==> flow/design.v <==
module apb_fifo (
    input  wire                   clk,         
    input  wire                   rst,         
    input  wire                   psel,        
    input  wire [3:0]            paddr,       
    input  wire [31:0]            pwdata,      
    input  wire                   penable,     
    input  wire                   pwrite,      
    output reg  [31:0]            prdata,      
    output reg                    pready       
);
parameter DEPTH = 16;   
parameter idle = 0, check_op = 1, write_data = 2, read_data =3,send_ready = 4;
reg [2:0] state;
reg [3:0] addr ;
 reg [31:0] wdata,rdata;
  reg [31:0] mem [0:15];
reg [3:0] wr_ptr;    
reg [3:0] rd_ptr;    
reg [4:0] count;     
reg [1:0] cwait;
always @(posedge clk or negedge rst) begin
    if (rst == 0) begin
        for(int i = 0; i<16;i++)
        begin
        mem[i] <= 0;
        end
        wr_ptr <= 0;
        rd_ptr <= 0;
        count <= 0;
        pready <= 0;
        state   <= idle;
        pready <= 0;
        prdata <= 0;
        addr   <= 0;
        wdata  <= 0;
        rdata  <= 0;
        cwait  <= 0;
    end else begin
        case(state)
        idle:
        begin
            wr_ptr <= 0;
            rd_ptr <= 0;
            count <= 0;
            pready <= 0;
            prdata <= 0;
            addr   <= 0;
            wdata  <= 0;
            rdata  <= 0;
            cwait  <= 0;
            state <= check_op;
        end
        check_op:
        begin
         if (penable && psel && pwrite && count != 15)
         begin 
            state   <= write_data;
            addr    <= paddr;
            wdata   <= pwdata;
         end
         else if (penable && psel && !pwrite && count != 0)
         begin
            state  <= read_data;
            addr   <= paddr;
         end
         else 
            state  <= check_op;
        end
        write_data:
        begin
            mem[addr] <= wdata;
            if(cwait < 2)
            begin
              state <= write_data;
              cwait <= cwait + 1;
            end
            else
            begin
               cwait <= 0;
               pready <= 1'b1;
               state <= send_ready;
               wr_ptr <= wr_ptr + 1;
               count  <= count  + 1;
            end
        end
        read_data : begin
            rdata <= mem[addr];
            if(cwait < 2)
            begin
              state <= read_data;
              cwait <= cwait + 1;
            end
            else
            begin
               cwait <= 0;
               state <= send_ready;
               pready <= 1'b1;
               prdata <= rdata;
               rd_ptr <= rd_ptr + 1;
               count  <= count  - 1;
            end
        end
        send_ready: begin
           state  <= check_op;
           pready <= 1'b0;    
         end
     endcase
     end
   end  
endmodule
; ---- Step by step through the tools: apb_fifo
; Tool output for the design above, in the order of the flow.
; Line numbers count from 1 in the design file above.
; Operators carry their Yosys type and port widths (W data, S select, Z words).
; Cell names lack the library's common part.
; Not given: -
[design]
design = apb_fifo
clock_port = clk
cell_library = sky130hd
lib_corner = tt_025C_1v80

; ---- Word level
; Counts by Yosys on the flattened word-level netlist (proc, flatten, opt, wreduce). Print and check cells are left out. Cells with the same type and inputs are merged into one.
[bits]
regBits = 623
inputBits = 41
output_inout_bits = 33
elab_cells = 111
[op_classes]
add_sub_neg = 3
compare = 1
equal = 25
n_mux = 21
n_reduce_logical = 37
[op_table]
columns = cell, count
row1 = $pmux W32 S16, 1
row2 = $pmux W32 S2, 3
row3 = $mux W32, 2
row4 = $reduce_and A2 Y1, 20
row5 = $eq A4 B4 Y1 const B, 8
row6 = $eq A4 B3 Y1 const B, 4
row7 = $pmux W5 S3, 1
row8 = $pmux W3 S4, 1
row9 = $mux W5, 2
row10 = $ne A2 B2 Y1 const B, 4
row11 = $eq A4 B2 Y1 const B, 2
row12 = $pmux W4 S2, 1
row13 = $mux W4, 2
row14 = $eq A3 B2 Y1 const B, 2
row15 = $reduce_bool A3 Y1, 2
row16 = $mux W3, 2
row17 = $mux W2, 3
row18 = $logic_and A1 B1 Y1, 5
row19 = $add A5 B1 Y5 const B, 1
row20 = $sub A5 B1 Y5 const B, 1
row21 = $ne A5 B4 Y1 const B, 1
row22 = $reduce_bool A5 Y1, 1
row23 = $reduce_bool A2 Y1, 2
row24 = $reduce_or A2 Y1, 2
row25 = $eq A4 B1 Y1 const B, 1
row26 = $logic_not A4 Y1, 1
row27 = $reduce_bool A4 Y1, 1
row28 = $pmux W2 S2, 1
; Not listed: further kinds 10, cells in them 10.

; ---- Longest topological paths
; Yosys ltp: most cells in a row. Word level: on the elaborated netlist, between registers, memories and ports. Mapped: between sequential cells and ports; inverters and the memories' decode and read muxes count.
[logic_depth]
ltp_word = 6
abc_area = 1
mapped_depth = 10

; ---- Mapped cells and area
; The flow's flattened synthesis, as Yosys stat reports it; memories are mapped. The netlist is that of the ABC_AREA named above (0 if unset); the other value can give another one.
[by_type]
columns = cell_type, count
row1 = dfrtp_1, 624
row2 = nand2_1, 1128
row3 = o21ai_0, 646
row4 = nand3_1, 345
row5 = clkbuf_1, 154
row6 = nor2_1, 141
row7 = inv_1, 109
row8 = buf_2, 71
row9 = nand3_2, 8
row10 = o21bai_1, 8
row11 = buf_1, 14
row12 = nor2_2, 8
row13 = ha_1, 3
row14 = buf_4, 4
row15 = dfstp_2, 1
row16 = a21oi_1, 4
row17 = fa_1, 1
row18 = nand4_1, 3
; Other cell types: 7; their cells: 11.
[mapped]
cells = 3283
area_um2 = 27148.5
sequential_area_um2 = 15641.3
ffs = 625

; ---- Timing after synthesis
; OpenSTA on the mapped netlist: ideal clock, no wires. The path of least setup slack (recovery checks aside). Input and output delay are each 20% of the period. Register names are those of the netlist, which keeps one name where synthesis merged equal registers.
[synth_path]
path_kind = input-to-reg
start = in pwrite
end = reg wdata[23]
tclk_ns = 5.0
input_delay_ns = 1.000
setup_time_ns = 0.083
launch_ns = 1.000
t_arrival_ns = 1.890
t_required_ns = 4.917
slack_ns = 3.028
path_delay_ns = 0.973
path_stages = 7
period_less_setup_slack_ns = 1.972
; "path_delay_ns" is the arrival time less input delay plus setup time.
; "path_stages": output pins that drive a net of the path, with the launching flip-flop's if there is one; two outputs of one cell count as two.
; "period_less_setup_slack_ns" = period - worst setup slack (recovery checks aside). The figure is calculated, with input and output delays left at 20% of the set period.
; The rows between start and end are the longest chain of elaborated cells between them; the timing report does not say that the signal goes this way. Where chains are equally long, one stands for them.
; A line is the first line of the expression or statement that the cell stems from. Yosys adds cells for indexed reads and writes and turns some case tables into memories.
; At most two assigning lines are given for a register; there are more.
[synth_between]
path_cell_list = inv_1 -> nor2_1 -> nand3_1 -> nand2_1 -> clkbuf_1 -> nand3_1 -> o21ai_0
elab_chain_len = 4
[synth_lines]
columns = element, line_no
row1 = "start, declared", 8  ; input  wire                   pwrite,
row2 = $logic_and A1 B1 Y1 (2 in a row), 56  ; if (penable && psel && pwrite && count != 15)
row3 = $mux W32, 56
row4 = $pmux W32 S2, 40  ; case(state)
row5 = "end, assigned", 36  ; wdata  <= 0;
row6 = "end, assigned", 60  ; wdata   <= pwdata;
row7 = "end, declared", 16  ; reg [31:0] wdata,rdata;

; ---- Worst path after layout
; Path of least setup slack in the final report of stored run 1 (OpenROAD, finished layout, wires in). Where an end is a register, its clock arrival counts in the times.
[layout_path]
path_kind = reg-to-reg
start = reg addr[1]
end = reg mem[2][30]
tclk_ns = 5.0
setup_time_ns = 0.15
launch_ns = 0.62
t_arrival_ns = 3.74
t_required_ns = 5.48
slack_ns = 1.74
path_stages = 7
; The rows between start and end are the longest chain of elaborated cells between them; the timing report does not say that the signal goes this way. Where chains are equally long, one stands for them.
; At most two assigning lines are given for a register; there are more.
[layout_between]
path_cell_list = dfrtp_1 -> inv_1 -> nor2_4 -> nand3_2 -> buf_4 -> nand2_1 -> o21ai_0
elab_chain_len = 2
[layout_lines]
columns = element, line_no
row1 = "start, declared", 15  ; reg [3:0] addr ;
row2 = "start, assigned", 59  ; addr    <= paddr;
row3 = "start, assigned", 65  ; addr   <= paddr;
row4 = $eq A4 B2 Y1, 72  ; mem[addr] <= wdata;
row5 = $reduce_and A2 Y1, -
row6 = "end, assigned", 26  ; mem[i] <= 0;
row7 = "end, assigned", 72
row8 = "end, declared", 17  ; reg [31:0] mem [0:15];

; Flow measurements of apb_fifo on sky130hd: 3 stored runs with different settings, listed in no order. Input and output delays are each 20% of the period that was set; the output load is 0.01 pF.
; "achieved_clock_period_ns": clock period set for the run, less the worst setup slack. It is reckoned from that one timing run; input and output delays stay at 20% of the period that was set.

[stored run 1: settings]
ABC_AREA = 1
CELL_PAD_IN_SITES_DETAIL_PLACEMENT = 2
CELL_PAD_IN_SITES_GLOBAL_PLACEMENT = 2
CORE_ASPECT_RATIO = 1.85
HOLD_SLACK_MARGIN = -0.0
MIN_ROUTING_LAYER = met1
PLACE_DENSITY_LB_ADDON = 0.26
SETUP_SLACK_MARGIN = 1.29
TNS_END_PERCENT = 25
period_ns = 5.0
CAP_MARGIN = 20
CORE_MARGIN = 2
CORE_UTILIZATION = 40
SLEW_MARGIN = 20
[stored run 1: results]
final_setup_ws_ns = 1.737
achieved_clock_period_ns = 3.263
finalCellArea_um2 = 30525.5
synthArea_um2 = 27148.5
utilization_frac = 0.452
final_die_area_um2 = 70070.8
final_setup_tns_ns = 0.000

[stored run 2: settings]
CORE_UTILIZATION = 40
period_ns = 5.0
CAP_MARGIN = 20
CORE_MARGIN = 2
SLEW_MARGIN = 20
[stored run 2: results]
final_setup_ws_ns = 1.681
achieved_clock_period_ns = 3.319
finalCellArea_um2 = 31579.0
synthArea_um2 = 27817.9
utilization_frac = 0.46
final_die_area_um2 = 71671.3
final_setup_tns_ns = 0.000

[stored run 3: settings]
ABC_AREA = 0
CAP_MARGIN = 30
CORE_ASPECT_RATIO = 1.0
CORE_UTILIZATION = 15
CTS_CLUSTER_SIZE = 98
GPL_TIMING_DRIVEN = 0
HOLD_SLACK_MARGIN = 0.2
MAX_ROUTING_LAYER = met5
MIN_ROUTING_LAYER = met2
PLACE_DENSITY = 0.8
SLEW_MARGIN = 35
TNS_END_PERCENT = 15
period_ns = 2.45
CORE_MARGIN = 2
[stored run 3: results]
final_setup_ws_ns = -0.199
achieved_clock_period_ns = 2.649
finalCellArea_um2 = 33987.6
synthArea_um2 = 27817.9
utilization_frac = 0.184
final_die_area_um2 = 188912.0
final_setup_tns_ns = -6.786
